==> flow/design.v <==
module alu(opcode, operand_1, operand_2, result, nzcv_old, nzcv, c_from_shifter, isWriteback);
parameter N = 32; 
input[3:0] opcode;	 
input wire [N-1:0] operand_1;  
input wire [N-1:0] operand_2;
input wire[3:0] nzcv_old;  
input wire c_from_shifter; 
output reg isWriteback;  
output reg[N-1:0] result;  
output reg [3:0] nzcv; 	 
reg cin;
reg cout;
reg[N-1:0] neg;
always @(*) begin
	cin = 0;
	cout = 0;
	neg = 0;
	nzcv= nzcv_old;
	case(opcode)
		4'd0: begin
			result = operand_1 & operand_2;
			nzcv[1] = c_from_shifter;
			isWriteback = 1;
		end
		4'd1: begin
			result = operand_1 ^ operand_2;
			isWriteback = 1;
			nzcv[1] = c_from_shifter;
		end
		4'd2: begin
			neg = -operand_2;
			{cin, result[N-2:0]} = operand_1[N-2:0]+neg[N-2:0]; 
			{cout, result[N-1]} = cin+ operand_1[N-1]+neg[N-1];
			nzcv[1]  = cout;	 
			nzcv[0] = cin^cout;  
			isWriteback = 1;
		end
		4'd3: begin
			neg = -operand_1;
			{cin, result[N-2:0]} = operand_2[N-2:0]+neg[N-2:0]; 
			{cout, result[N-1]} = cin+ operand_2[N-1]+neg[N-1];
			nzcv[1]  = cout;	 
			nzcv[0] = cin^cout;  
			isWriteback = 1;
		end
		4'd4: begin
			{cin, result[N-2:0]} = operand_1[N-2:0]+operand_2[N-2:0]; 
			{cout, result[N-1]} = cin+ operand_1[N-1]+operand_2[N-1];
			nzcv[1]  = cout;	 
			nzcv[0] = cin^cout;  
			isWriteback = 1;
		end
		4'd5: begin
			{cin, result[N-2:0]} = operand_1[N-2:0]+operand_2[N-2:0]+nzcv_old[1]; 
			{cout, result[N-1]} = cin+ operand_1[N-1]+operand_2[N-1];
			nzcv[1]  = cout;	 
			nzcv[0] = cin^cout;  
			isWriteback = 1;
		end
		4'd6: begin
			neg = -operand_2;
			{cin, result[N-2:0]} = operand_1[N-2:0]+neg[N-2:0]+nzcv_old[1]-1; 
			{cout, result[N-1]} = cin+ operand_1[N-1]+neg[N-1];
			nzcv[1]  = cout;	 
			nzcv[0] = cin^cout;  
			isWriteback = 1;
		end
		4'd7: begin
			neg = -operand_1;
			{cin, result[N-2:0]} = operand_2[N-2:0]+neg[N-2:0]+nzcv_old[1]-1; 
			{cout, result[N-1]} = cin+ operand_2[N-1]+neg[N-1];
			nzcv[1]  = cout;	 
			nzcv[0] = cin^cout;  
			isWriteback = 1;
		end
		4'd8: begin
			result = operand_1 & operand_2;
			isWriteback = 0;
			nzcv[1] = c_from_shifter;
		end
		4'd9: begin
			result = operand_1 ^ operand_2;
			isWriteback = 0;
			nzcv[1] = c_from_shifter;
		end
		4'd10: begin
			neg = -operand_2;
			{cin, result[N-2:0]} = operand_1[N-2:0]+neg[N-2:0]; 
			{cout, result[N-1]} = cin+ operand_1[N-1]+neg[N-1];
			nzcv[1]  = cout;	 
			nzcv[0] = cin^cout;  
			isWriteback = 0;
		end
		4'd11: begin
			{cin, result[N-2:0]} = operand_1[N-2:0]+operand_2[N-2:0]; 
			{cout, result[N-1]} = cin+ operand_1[N-1]+operand_2[N-1];
			nzcv[1]  = cout;	 
			nzcv[0] = cin^cout;  
			isWriteback = 0;
		end
		4'd12: begin
			result = operand_1 | operand_2;
			isWriteback = 1;
			nzcv[1] = c_from_shifter;
		end
		4'd13: begin
			result = operand_2;
			isWriteback = 1;
			nzcv[1] =c_from_shifter;
		end
		4'd14: begin
			result = operand_1 & (~operand_2);
			isWriteback = 1;
			nzcv[1] =c_from_shifter;
		end
		4'd15: begin
			result = ~operand_2;
			isWriteback = 1;
			nzcv[1] = c_from_shifter;
		end
	endcase
	nzcv[3] = result[N-1]; 	 
	nzcv[2] = (result == 0);  
end
endmodule
module bshift(instr_bit_25,imm_value, Rm, Rs, operand2, cin, c_to_alu, direct_data, use_shifter);
	parameter n=32;
	input [n-1:0] direct_data;
	input use_shifter;
	input instr_bit_25;  
	input [11:0] imm_value;  
	input [n-1:0] Rm;
	input [n-1:0] Rs;
	output [n-1:0] operand2;  
	input cin;
	output reg c_to_alu;
	wire instr_bit_25;
	wire [11:0] imm_value;
	reg [n-1:0] in;
	reg [n-1:0] out;
	reg [7:0] shiftby;  
	reg [n-1:0] junk;
	assign operand2 =(use_shifter==1)?out:direct_data ;
	always @* begin 
		in = 0;
		shiftby = 0;
		junk = 0;
		out = 0;
		c_to_alu = 0;
		if (instr_bit_25) begin
			in[n-1:8] = 0;
			in[7:0] = imm_value[7:0];
			shiftby[0]=0;
			shiftby[7:4]=4'd0;
			shiftby[4:1] = imm_value[11:8];
			{junk,out} = {in,in} >> shiftby[7:0];
			if(shiftby[7:0]==0) c_to_alu = cin;
			else c_to_alu = out[31];
		end
		else begin  
			if(imm_value[6:4] == 0) begin
				in = Rm;
				{c_to_alu,out} = {cin ,in} << imm_value[11:7];
			end
			if(imm_value[6:4] == 3'd1) begin
				in = Rm;
				shiftby[7:0] = Rs[7:0];
				{c_to_alu,out} = {cin,in} << shiftby[7:0];
			end
			if(imm_value[6:4] == 3'd2) begin
				in = Rm;
				{out, c_to_alu} = {in,cin} >> imm_value[11:7];
			end
			if(imm_value[6:4] == 3'd3) begin
				in = Rm;
				shiftby[7:0] = Rs[7:0];
				{out, c_to_alu} = {in,cin} >> shiftby[7:0];
			end
			if(imm_value[6:4] == 3'd4) begin
				in = Rm;
				if(in[n-1]){junk,out, c_to_alu} = {32'hFFFFFFFF,in,cin} >> imm_value[11:7];
				else {out, c_to_alu} = {in,cin} >> imm_value[11:7];
			end
			if(imm_value[6:4] == 3'd5) begin
				in = Rm;
				shiftby[7:0] = Rs[7:0];
				if(in[n-1]) {junk,out, c_to_alu} = {32'hFFFFFFFF,in,cin} >> shiftby[7:0];
				else {out,c_to_alu} = {in,cin} >> shiftby[7:0];
			end
			if((imm_value[6:4] == 3'd6)&&(imm_value[11:7]!=5'd0)) begin
				in = Rm;
				{junk,out,c_to_alu} = {in,in,cin} >> imm_value[11:7];
			end
			if(imm_value[6:4] == 3'd7) begin
				in=Rm;
				shiftby[7:0] = Rs[7:0];
				{junk,out,c_to_alu} = {in,in,cin} >> shiftby[4:0];  
			end
			if((imm_value[6:4] == 3'd6)&&(imm_value[11:7]==5'd0)) begin
				in= Rm;
				{out, c_to_alu} = {cin, in};
			end
		end
	end
endmodule 
module cond ( nzcv,  condition_code, will_this_be_executed);
input wire[3:0] nzcv;
input wire[3:0] condition_code;
output reg will_this_be_executed;
always @* begin
case(condition_code)
	0: begin	 
	if(nzcv[2] == 1)  will_this_be_executed = 1;
	else will_this_be_executed = 0;	
	end
	1: begin  
	if(nzcv[2] == 0)  will_this_be_executed = 1;
	else will_this_be_executed = 0;	
	end
	2: begin  
	if(nzcv[1] == 1)  will_this_be_executed = 1;
	else will_this_be_executed = 0;	
	end	
	3: begin  
	if(nzcv[1] == 0)  will_this_be_executed = 1;
	else will_this_be_executed = 0;	
	end	
	4: begin  
	if(nzcv[3] == 1)  will_this_be_executed = 1;
	else will_this_be_executed = 0;	
	end	
	5: begin  
	if(nzcv[3] == 0)  will_this_be_executed = 1;
	else will_this_be_executed = 0;	
	end	
	6: begin  
	if(nzcv[0] == 1)  will_this_be_executed = 1;
	else will_this_be_executed = 0;	
	end	
	7: begin  
	if(nzcv[0] == 0)  will_this_be_executed = 1;
	else will_this_be_executed = 0;	
	end	
	8: begin  
	if(nzcv[1] == 1 && nzcv[2] == 0)  will_this_be_executed = 1;
	else will_this_be_executed = 0;	
	end	
	9: begin  
	if(nzcv[1] == 0 && nzcv[2] == 1)  will_this_be_executed = 1;
	else will_this_be_executed = 0;	
	end	
	10: begin  
	if(nzcv[3] == nzcv[0])  will_this_be_executed = 1;
	else will_this_be_executed = 0;	
	end	
	11: begin  
	if(nzcv[3] != nzcv[0])  will_this_be_executed = 1;
	else will_this_be_executed = 0;	
	end	
	12: begin  
	if(nzcv[2] == 0 && nzcv[3] == nzcv[0])  will_this_be_executed = 1;
	else will_this_be_executed = 0;	
	end	
	13: begin  
	if(nzcv[2] == 0 || nzcv[3] != nzcv[0])  will_this_be_executed = 1;
	else will_this_be_executed = 0;	
	end	
	14: begin  
	will_this_be_executed = 1;	
	end	
	15: begin  
	will_this_be_executed = 1;
	end
endcase
end
endmodule
module multiplier(    Rs, Rm, result  );
parameter N = 32; 
output wire[N-1:0] result;
input wire[N-1:0] Rs;
input wire[N-1:0] Rm;
assign result = Rm*Rs;
endmodule
module inst_decode(ir, instr_type);
input wire [31:0] ir;
output reg[3:0] instr_type;
always@* begin
	instr_type = 9;
	if(ir[27] == 1 && ir[26] ==1) instr_type = 12;
	if(ir[27] == 1 && ir[26] == 0) begin
		if(ir[25] == 0) instr_type = 10;
		else if(ir[25] == 1) instr_type = 11;
	end
	if(ir[27] == 0 && ir[26] == 1) begin
		if(ir[25] == 0) instr_type = 8;
		else begin
			if(ir[4] == 1) instr_type = 9;
			if(ir[4] == 0) instr_type = 8;
		end
	end
	if(ir[27] == 0 && ir[26] == 0) begin
		if(ir[25] == 1) instr_type = 7;
		else begin
			if(ir[11:8] == 4'b1111 && ir[7:4] == 4'b0001) instr_type = 2;
			else if( (( ir[7] ==1) && (ir[4] == 1)) == 0) instr_type = 7;
			else if( ir[6] == 1) instr_type = 6;
			else if( ir[6] == 0 && ir[5] == 1 && ir[22] == 1) instr_type = 5;
			else if( ir[6] == 0 && ir[5] == 1 && ir[22] == 1) instr_type = 4;
			else if( ir[6] == 0 && ir[5] == 0 && ir[24] == 1) instr_type = 3;
			else if( ir[6] == 0 && ir[5] == 0 && ir[24] == 0 && ir[23] ==1) instr_type = 1;
			else if( ir[6] == 0 && ir[5] == 0 && ir[24] == 0 && ir[23] ==0) instr_type = 0;
		end
	end
end
endmodule
module arm7_execute (
	input             clk,
	input      [31:0] instr_i,   
	input      [31:0] rn_i,      
	input      [31:0] rd_i,      
	input      [31:0] rs_i,      
	input      [31:0] rm_i,      
	input      [31:0] pc_i,      
	input      [3:0]  nzcv_i,    
	output reg [31:0] result_o,
	output reg [3:0]  nzcv_o,
	output reg        wb_o,
	output reg        exec_o
);
localparam T_MULTIPLY          = 4'd0;
localparam T_DATA_PROCESSING   = 4'd7;
localparam T_LOAD_STORE        = 4'd8;
localparam T_BRANCH            = 4'd11;
localparam OP_SUB              = 4'd2;
localparam OP_ADD              = 4'd4;
reg [31:0] instr_q, rn_q, rd_q, rs_q, rm_q, pc_q;
reg [3:0]  nzcv_q;
always @(posedge clk) begin
	instr_q <= instr_i;
	rn_q    <= rn_i;
	rd_q    <= rd_i;
	rs_q    <= rs_i;
	rm_q    <= rm_i;
	pc_q    <= pc_i;
	nzcv_q  <= nzcv_i;
end
wire [3:0]  instr_type;
wire [31:0] mult_result;
wire [31:0] shifter_result;
wire        c_to_alu;
wire [31:0] alu_result;
wire [3:0]  alu_nzcv;
wire        alu_is_writeback;
wire        will_this_be_executed;
reg        use_shifter;
reg [31:0] alu_operand_1;
reg [31:0] alu_operand_2;
reg [3:0]  alu_opcode;
inst_decode InstructionDecoder(
	.ir(instr_q),
	.instr_type(instr_type)
);
multiplier Multiplier(
	.Rs(rs_q),
	.Rm(rm_q),
	.result(mult_result)
);
always @(*) begin
	alu_operand_2 = 0;
	case (instr_type)
		T_DATA_PROCESSING: begin
			alu_operand_1 = rn_q;
			use_shifter = 1;
			alu_opcode = instr_q[24:21];
		end
		T_MULTIPLY: begin
			alu_operand_1 = (instr_q[21] == 1) ? rd_q : 32'd0;	 
			alu_operand_2 = mult_result;
			use_shifter = 0;
			alu_opcode = OP_ADD;
		end
		T_BRANCH: begin
			alu_operand_1 = pc_q - 4;
			alu_operand_2 = (instr_q[23] == 1) ? {6'b111111, instr_q[23:0], 2'b00} : {6'b000000, instr_q[23:0], 2'b00};
			use_shifter = 0;
			alu_opcode = OP_ADD;
		end
		T_LOAD_STORE: begin
			alu_operand_1 = rn_q;
			use_shifter = 1;
			alu_opcode = (instr_q[23] == 1) ? OP_ADD : OP_SUB;
		end
		default: begin
			alu_operand_1 = rn_q;
			use_shifter = 1;
			alu_opcode = OP_ADD;
		end
	endcase
end
bshift BarrelShifter(
	.instr_bit_25(instr_q[25]),
	.imm_value(instr_q[11:0]),
	.Rs(rs_q),
	.Rm(rm_q),
	.cin(nzcv_q[1]),
	.direct_data(alu_operand_2),
	.use_shifter(use_shifter),
	.operand2(shifter_result),
	.c_to_alu(c_to_alu)
);
alu ALU(
	.opcode(alu_opcode),
	.operand_1(alu_operand_1),
	.operand_2(shifter_result),
	.nzcv_old(nzcv_q),
	.c_from_shifter(c_to_alu),
	.result(alu_result),
	.nzcv(alu_nzcv),
	.isWriteback(alu_is_writeback)
);
cond conditionFieldChecker(
	.nzcv(nzcv_q),
	.condition_code(instr_q[31:28]),
	.will_this_be_executed(will_this_be_executed)
);
always @(posedge clk) begin
	result_o <= alu_result;
	nzcv_o   <= alu_nzcv;
	wb_o     <= alu_is_writeback;
	exec_o   <= will_this_be_executed;
end
endmodule
Step by step through the tools: arm7_execute
The steps from the RTL of arm7_execute to its reports follow in flow order.
Line numbers count from 1 in the design file above.
{"block": "design", "top": "arm7_execute", "clk_port": "clk", "cell_library": "sky130hd", "pvt_corner": "tt_025C_1v80"}

Word level
Counts by Yosys on the flattened word-level netlist (proc, flatten, opt, wreduce; memories kept). Register bits leave out memories and registers merged into their read ports (data or address); mux counts leave out enables and synchronous resets folded into registers. Print and check cells are left out. Cells with the same type and inputs are merged into one.
{"block": "word_totals", "ff_bits": 234, "in_bits": 197, "out_inout_bits": 38}
{"block": "op_classes", "n_addsub": 23, "n_mul": 1, "n_eq": 44, "shift": 9, "n_mux": 65, "n_logic": 19, "reduce_logical": 37}
{"block": "op_table", "cell": "32-bit by 32-bit multiplier with 32-bit output", "n": 1}
{"block": "op_table", "cell": "32-bit two-way mux", "n": 13}
{"block": "op_table", "cell": "31-bit parallel mux with 12-bit select", "n": 1}
{"block": "op_table", "cell": "65-bit by 5-bit >> shifter with 33-bit output", "n": 3}
{"block": "op_table", "cell": "32-bit parallel mux with 2-bit select", "n": 2}
{"block": "op_table", "cell": "31-bit by 31-bit adder with 32-bit output", "n": 3}
{"block": "op_table", "cell": "32-bit by 1-bit adder with 32-bit output", "n": 3}
{"block": "op_table", "cell": "4-bit equality test with constant B", "n": 19}
{"block": "op_table", "cell": "33-bit two-way mux", "n": 2}
{"block": "op_table", "cell": "65-bit by 8-bit >> shifter with 33-bit output", "n": 1}
{"block": "op_table", "cell": "32-bit by 1-bit subtractor with 32-bit output with constant B", "n": 2}
{"block": "op_table", "cell": "32-bit AND", "n": 2}
{"block": "op_table", "cell": "32-bit negation", "n": 2}
{"block": "op_table", "cell": "32-bit zero test", "n": 2}
{"block": "op_table", "cell": "4-bit two-way mux", "n": 11}
{"block": "op_table", "cell": "40-bit by 5-bit >> shifter with 32-bit output", "n": 1}
{"block": "op_table", "cell": "4-bit by 3-bit equality test with 1-bit output with constant B", "n": 9}
{"block": "op_table", "cell": "33-bit by 5-bit << shifter with 33-bit output", "n": 1}
{"block": "op_table", "cell": "33-bit by 5-bit >> shifter with 33-bit output", "n": 1}
{"block": "op_table", "cell": "33-bit by 8-bit << shifter with 33-bit output", "n": 1}
{"block": "op_table", "cell": "33-bit by 8-bit >> shifter with 33-bit output", "n": 1}
{"block": "op_table", "cell": "32-bit by 3-bit subtractor with 32-bit output with constant B", "n": 1}
{"block": "op_table", "cell": "32-bit OR", "n": 1}
{"block": "op_table", "cell": "32-bit bitwise XOR", "n": 1}
{"block": "op_table", "cell": "32-bit NOT", "n": 1}
{"block": "op_table", "cell": "1-bit two-way mux", "n": 28}
{"block": "op_table", "cell": "1-bit logical AND", "n": 18}
{"block": "op_table", "cell": "4-bit by 2-bit equality test with 1-bit output with constant B", "n": 4}
Not listed: further kinds 25, cells in them 63.

Depth
Depth = most cells in a row (Yosys ltp): at word level without a register or memory, in the mapped netlist without a sequential cell, where the memories' decode and read muxes count.
{"block": "logic_depth", "depth_word": 24, "ABC_AREA": 0, "mapped_depth": 55}

Mapped cells and area
Yosys stat after the flow's synthesis: flattened, memories mapped to cells. It holds for the ABC_AREA given above (unset counts as 0); a run with the other value may have another netlist.
{"block": "types", "cell_type": "sky130_fd_sc_hd__fa_1", "n": 417}
{"block": "types", "cell_type": "sky130_fd_sc_hd__dfxtp_1", "n": 233}
{"block": "types", "cell_type": "sky130_fd_sc_hd__ha_1", "n": 287}
{"block": "types", "cell_type": "sky130_fd_sc_hd__nand2_1", "n": 595}
{"block": "types", "cell_type": "sky130_fd_sc_hd__and2_1", "n": 328}
{"block": "types", "cell_type": "sky130_fd_sc_hd__inv_1", "n": 534}
{"block": "types", "cell_type": "sky130_fd_sc_hd__xnor2_1", "n": 209}
{"block": "types", "cell_type": "sky130_fd_sc_hd__mux2i_1", "n": 138}
{"block": "types", "cell_type": "sky130_fd_sc_hd__a21oi_1", "n": 259}
{"block": "types", "cell_type": "sky130_fd_sc_hd__nor2_1", "n": 343}
{"block": "types", "cell_type": "sky130_fd_sc_hd__o21ai_0", "n": 215}
{"block": "types", "cell_type": "sky130_fd_sc_hd__clkbuf_1", "n": 272}
{"block": "types", "cell_type": "sky130_fd_sc_hd__nor3_1", "n": 152}
{"block": "types", "cell_type": "sky130_fd_sc_hd__nand3_1", "n": 146}
{"block": "types", "cell_type": "sky130_fd_sc_hd__xor2_1", "n": 75}
{"block": "types", "cell_type": "sky130_fd_sc_hd__o211ai_1", "n": 87}
{"block": "types", "cell_type": "sky130_fd_sc_hd__a211oi_1", "n": 79}
{"block": "types", "cell_type": "sky130_fd_sc_hd__a221oi_1", "n": 65}
Other cell types: 96; their cells: 1206.
{"block": "mapped", "cell_count": 5640, "area_um2": 44016.0, "seqArea_um2": 4664.5, "flip_flops": 233, "buf_cells": 383}
By module: a second synthesis without flattening, with its own total; a netlist apart from the flattened one above.
{"block": "hier_totals", "cells_unflattened": 5611, "area_unflattened_um2": 44202.4}
Rows give one instance, submodules left out.
{"block": "modules", "mod": "multiplier", "n_inst": 1, "cells": 1650, "area_um2": 15213.3, "seq_area_um2": 0.0}
{"block": "modules", "mod": "alu", "n_inst": 1, "cells": 2085, "area_um2": 13972.2, "seq_area_um2": 0.0}
{"block": "modules", "mod": "bshift", "n_inst": 1, "cells": 1395, "area_um2": 8637.0, "seq_area_um2": 0.0}
{"block": "modules", "mod": "arm7_execute", "n_inst": 1, "cells": 449, "area_um2": 6129.6, "seq_area_um2": 4684.5}
{"block": "modules", "mod": "inst_decode", "n_inst": 1, "cells": 19, "area_um2": 127.6, "seq_area_um2": 0.0}
{"block": "modules", "mod": "cond", "n_inst": 1, "cells": 13, "area_um2": 122.6, "seq_area_um2": 0.0}

Path before layout
Path of least setup slack by OpenSTA after synthesis, without wires, with an ideal clock, recovery checks aside; 20% of the period is set as input and as output delay. Where synthesis merged equal registers, the netlist keeps one of their names.
{"block": "synth_timing", "path_type": "register to register", "startpoint": "reg rm_q[7]", "endpoint": "reg nzcv_o[2]", "clock_period_ps": 13000, "setup_time_ps": 103, "arrival_ps": 12028, "required_time_ps": 12897, "setup_slack_ps": 869, "path_delay_ps": 12131, "path_stages": 51, "n_path_buf": 5, "synth_period_reached_ps": 12131}
"path_delay_ps" = arrival - input delay + setup time.
"path_stages": output pins that drive a net of the path, with the launching flip-flop's if there is one; two outputs of one cell count as two.
"synth_period_reached_ps" = period - worst setup slack (recovery checks aside). The figure is calculated, with input and output delays left at 20% of the set period.
The rows between start and end are the longest chain of elaborated cells between them; the timing report does not say that the signal goes this way. Where chains are equally long, one stands for them.
A line is the first line of the expression or statement that the cell stems from. Yosys adds cells for indexed reads and writes and turns some case tables into memories.
{"block": "synth_between", "path_cell_list": "sky130_fd_sc_hd__dfxtp_1 > sky130_fd_sc_hd__clkbuf_1 > sky130_fd_sc_hd__clkbuf_1 > sky130_fd_sc_hd__clkbuf_1 > sky130_fd_sc_hd__and2_1 > sky130_fd_sc_hd__fa_1 > sky130_fd_sc_hd__inv_1 > sky130_fd_sc_hd__fa_1 > sky130_fd_sc_hd__fa_1 > sky130_fd_sc_hd__fa_1 > sky130_fd_sc_hd__inv_1 > sky130_fd_sc_hd__ha_1 > sky130_fd_sc_hd__ha_1 > sky130_fd_sc_hd__fa_1 > sky130_fd_sc_hd__fa_1 > sky130_fd_sc_hd__ha_1 > sky130_fd_sc_hd__a21o_1 > sky130_fd_sc_hd__o41ai_1 > [... 15 more ...] > sky130_fd_sc_hd__or3b_2 > sky130_fd_sc_hd__nor3b_1 > sky130_fd_sc_hd__a21oi_1 > sky130_fd_sc_hd__a31o_2 > sky130_fd_sc_hd__nor4b_1 > sky130_fd_sc_hd__a311oi_1 > sky130_fd_sc_hd__nand2_1 > sky130_fd_sc_hd__nor2_1 > sky130_fd_sc_hd__nand3_1 > sky130_fd_sc_hd__nor2b_1 > sky130_fd_sc_hd__xnor2_1 > sky130_fd_sc_hd__fa_1 > sky130_fd_sc_hd__a221oi_1 > sky130_fd_sc_hd__o2111ai_1 > sky130_fd_sc_hd__a221o_1 > sky130_fd_sc_hd__a221oi_1 > sky130_fd_sc_hd__nor2_1 > sky130_fd_sc_hd__a2111oi_2", "elab_chain_cells": 20, "cone_cells": 52, "cone_classes": "21 x add/sub; 1 x mul; 8 x shift; 16 x mux; 5 x logic; 1 x reduce/logical"}
{"block": "synth_rtl", "item": "start, declared", "line_no": 336, "text": "reg [31:0] instr_q, rn_q, rd_q, rs_q, rm_q, pc_q;"}
{"block": "synth_rtl", "item": "start, assigned", "line_no": 343, "text": "rm_q <= rm_i;"}
{"block": "synth_rtl", "item": "33-bit by 5-bit << shifter with 33-bit output", "line_no": 163, "text": "{c_to_alu,out} = {cin ,in} << imm_value[11:7];"}
{"block": "synth_rtl", "item": "32-bit two-way mux", "line_no": 161, "text": "if(imm_value[6:4] == 0) begin"}
{"block": "synth_rtl", "item": "32-bit two-way mux", "line_no": 165, "text": "if(imm_value[6:4] == 3'd1) begin"}
{"block": "synth_rtl", "item": "32-bit two-way mux", "line_no": 170, "text": "if(imm_value[6:4] == 3'd2) begin"}
{"block": "synth_rtl", "item": "32-bit two-way mux", "line_no": 174, "text": "if(imm_value[6:4] == 3'd3) begin"}
{"block": "synth_rtl", "item": "32-bit two-way mux", "line_no": 179, "text": "if(imm_value[6:4] == 3'd4) begin"}
{"block": "synth_rtl", "item": "32-bit two-way mux", "line_no": 184, "text": "if(imm_value[6:4] == 3'd5) begin"}
{"block": "synth_rtl", "item": "[... 6 more ...]"}
{"block": "synth_rtl", "item": "31-bit by 31-bit adder with 32-bit output", "line_no": 62, "text": "{cin, result[N-2:0]} = operand_1[N-2:0]+neg[N-2:0]+nzcv_old[1]-1;"}
{"block": "synth_rtl", "item": "32-bit by 1-bit adder with 32-bit output", "line_no": 62}
{"block": "synth_rtl", "item": "32-bit by 1-bit subtractor with 32-bit output", "line_no": 62}
{"block": "synth_rtl", "item": "1-bit by 1-bit adder with 2-bit output", "line_no": 63, "text": "{cout, result[N-1]} = cin+ operand_1[N-1]+neg[N-1];"}
{"block": "synth_rtl", "item": "2-bit by 1-bit adder with 2-bit output", "line_no": 63}
{"block": "synth_rtl", "item": "1-bit parallel mux with 12-bit select", "line_no": 19, "text": "case(opcode)"}
{"block": "synth_rtl", "item": "32-bit zero test", "line_no": 123, "text": "nzcv[2] = (result == 0);"}
{"block": "synth_rtl", "item": "end, assigned", "line_no": 428, "text": "nzcv_o <= alu_nzcv;"}
{"block": "synth_rtl", "item": "end, declared", "line_no": 326, "text": "output reg [3:0] nzcv_o,"}

Path in the finished layout
Path of least setup slack in the final report of run B (OpenROAD, finished layout, wires in). Where an end is a register, its clock arrival counts in the times.
The path's times are printed in steps of 10 ps; the period is the one set.
{"block": "layout_timing", "path_type": "register to register", "startpoint": "reg rs_q[2]", "endpoint": "reg nzcv_o[2]", "clock_period_ps": 12600, "setup_time_ps": 100, "arrival_ps": 12710, "required_time_ps": 13150, "setup_slack_ps": 440, "path_stages": 49, "n_path_buf": 7}
{"block": "layout_between", "path_cell_list": "sky130_fd_sc_hd__dfxtp_1 > sky130_fd_sc_hd__buf_4 > sky130_fd_sc_hd__and2_1 > sky130_fd_sc_hd__fa_1 > sky130_fd_sc_hd__inv_1 > sky130_fd_sc_hd__fa_1 > sky130_fd_sc_hd__fa_1 > sky130_fd_sc_hd__inv_1 > sky130_fd_sc_hd__fa_1 > sky130_fd_sc_hd__ha_1 > sky130_fd_sc_hd__ha_1 > sky130_fd_sc_hd__inv_1 > sky130_fd_sc_hd__fa_1 > sky130_fd_sc_hd__inv_1 > sky130_fd_sc_hd__fa_1 > sky130_fd_sc_hd__ha_1 > sky130_fd_sc_hd__o21ai_1 > sky130_fd_sc_hd__nor4_1 > [... 13 more ...] > sky130_fd_sc_hd__buf_4 > sky130_fd_sc_hd__a21boi_0 > sky130_fd_sc_hd__a2111o_1 > sky130_fd_sc_hd__or2_1 > sky130_fd_sc_hd__buf_4 > sky130_fd_sc_hd__xnor2_1 > sky130_fd_sc_hd__buf_4 > sky130_fd_sc_hd__buf_4 > sky130_fd_sc_hd__xnor2_1 > sky130_fd_sc_hd__o21ai_0 > sky130_fd_sc_hd__a221oi_1 > sky130_fd_sc_hd__a21oi_2 > sky130_fd_sc_hd__or4_1 > sky130_fd_sc_hd__or4b_1 > sky130_fd_sc_hd__nor4b_2 > sky130_fd_sc_hd__buf_4 > sky130_fd_sc_hd__nand4b_1 > sky130_fd_sc_hd__a2111oi_2", "cone_cells": 46, "cone_classes": "21 x add/sub; 1 x mul; 4 x shift; 14 x mux; 5 x logic; 1 x reduce/logical"}
{"block": "layout_rtl", "item": "start, declared", "line_no": 336, "text": "reg [31:0] instr_q, rn_q, rd_q, rs_q, rm_q, pc_q;"}
{"block": "layout_rtl", "item": "start, assigned", "line_no": 342, "text": "rs_q <= rs_i;"}
{"block": "layout_rtl", "item": "end, assigned", "line_no": 428, "text": "nzcv_o <= alu_nzcv;"}
{"block": "layout_rtl", "item": "end, declared", "line_no": 326, "text": "output reg [3:0] nzcv_o,"}
No chain of elaborated cells between the ends is given.

Wiki page: arm7_execute / flow data

Measured data: module arm7_execute, platform sky130hd, 3 stored runs of the flow under differing settings, order arbitrary. Input and output delays are each 20% of the period that was set; the output load is 0.01 pF.
"achieved_clock_period_ps" = clock period - worst setup slack. The figure is calculated, with input and output delays left at 20% of the set period.
By "critical_path_time_ps" is meant the share of the clock period that the worst setup path is allowed (20% is reserved at inputs, 20% at outputs), minus its slack. Clock arrival times at its registers enter into it.
By "power_total_mw" is meant OpenSTA's value without simulated activity: inputs other than the clock are taken to toggle once in ten clock periods, and the tool carries that through the logic.
"critical_path_time_ps" is known to 10 ps.

{"run": "run A", "settings": { "CAP_MARGIN": 5, "CELL_PAD_IN_SITES_GLOBAL_PLACEMENT": 1, "CORE_UTILIZATION": 71, "CTS_CLUSTER_DIAMETER": 107, "CTS_CLUSTER_SIZE": 19, "GPL_TIMING_DRIVEN": 0, "MIN_ROUTING_LAYER": "met2", "PLACE_DENSITY_LB_ADDON": 0.19, "SETUP_SLACK_MARGIN": -0.93, "SLEW_MARGIN": 15, "TNS_END_PERCENT": 20, "period_ns": 16.2, "CORE_MARGIN": 2 }, "outcome": "no results, placement failed with FLW-0024"}
{"run": "run B", "settings": { "CORE_UTILIZATION": 40, "period_ns": 12.6, "CAP_MARGIN": 20, "CORE_MARGIN": 2, "SLEW_MARGIN": 20 }, "results": { "design_die_area_um2": 112708.0, "power_total_mw": 15.997, "critical_path_time_ps": 12160, "worst_path_kind": "register to register", "achieved_clock_period_ps": 12162, "timing.setup.ws_ps": 438, "finalCellArea_um2": 52535.4, "synth_chip_area_um2": 44016.0, "timing.hold.ws_ps": 532 }}
{"run": "run C", "settings": { "CELL_PAD_IN_SITES_DETAIL_PLACEMENT": 1, "CELL_PAD_IN_SITES_GLOBAL_PLACEMENT": 1, "CORE_MARGIN": 7, "CORE_UTILIZATION": 61, "CTS_CLUSTER_DIAMETER": 111, "PLACE_DENSITY": 0.79, "SETUP_SLACK_MARGIN": 1.18, "SLEW_MARGIN": 15, "TNS_END_PERCENT": 25, "period_ns": 13.0, "CAP_MARGIN": 20 }, "outcome": "no results, clock tree synthesis failed with DPL-0033"}
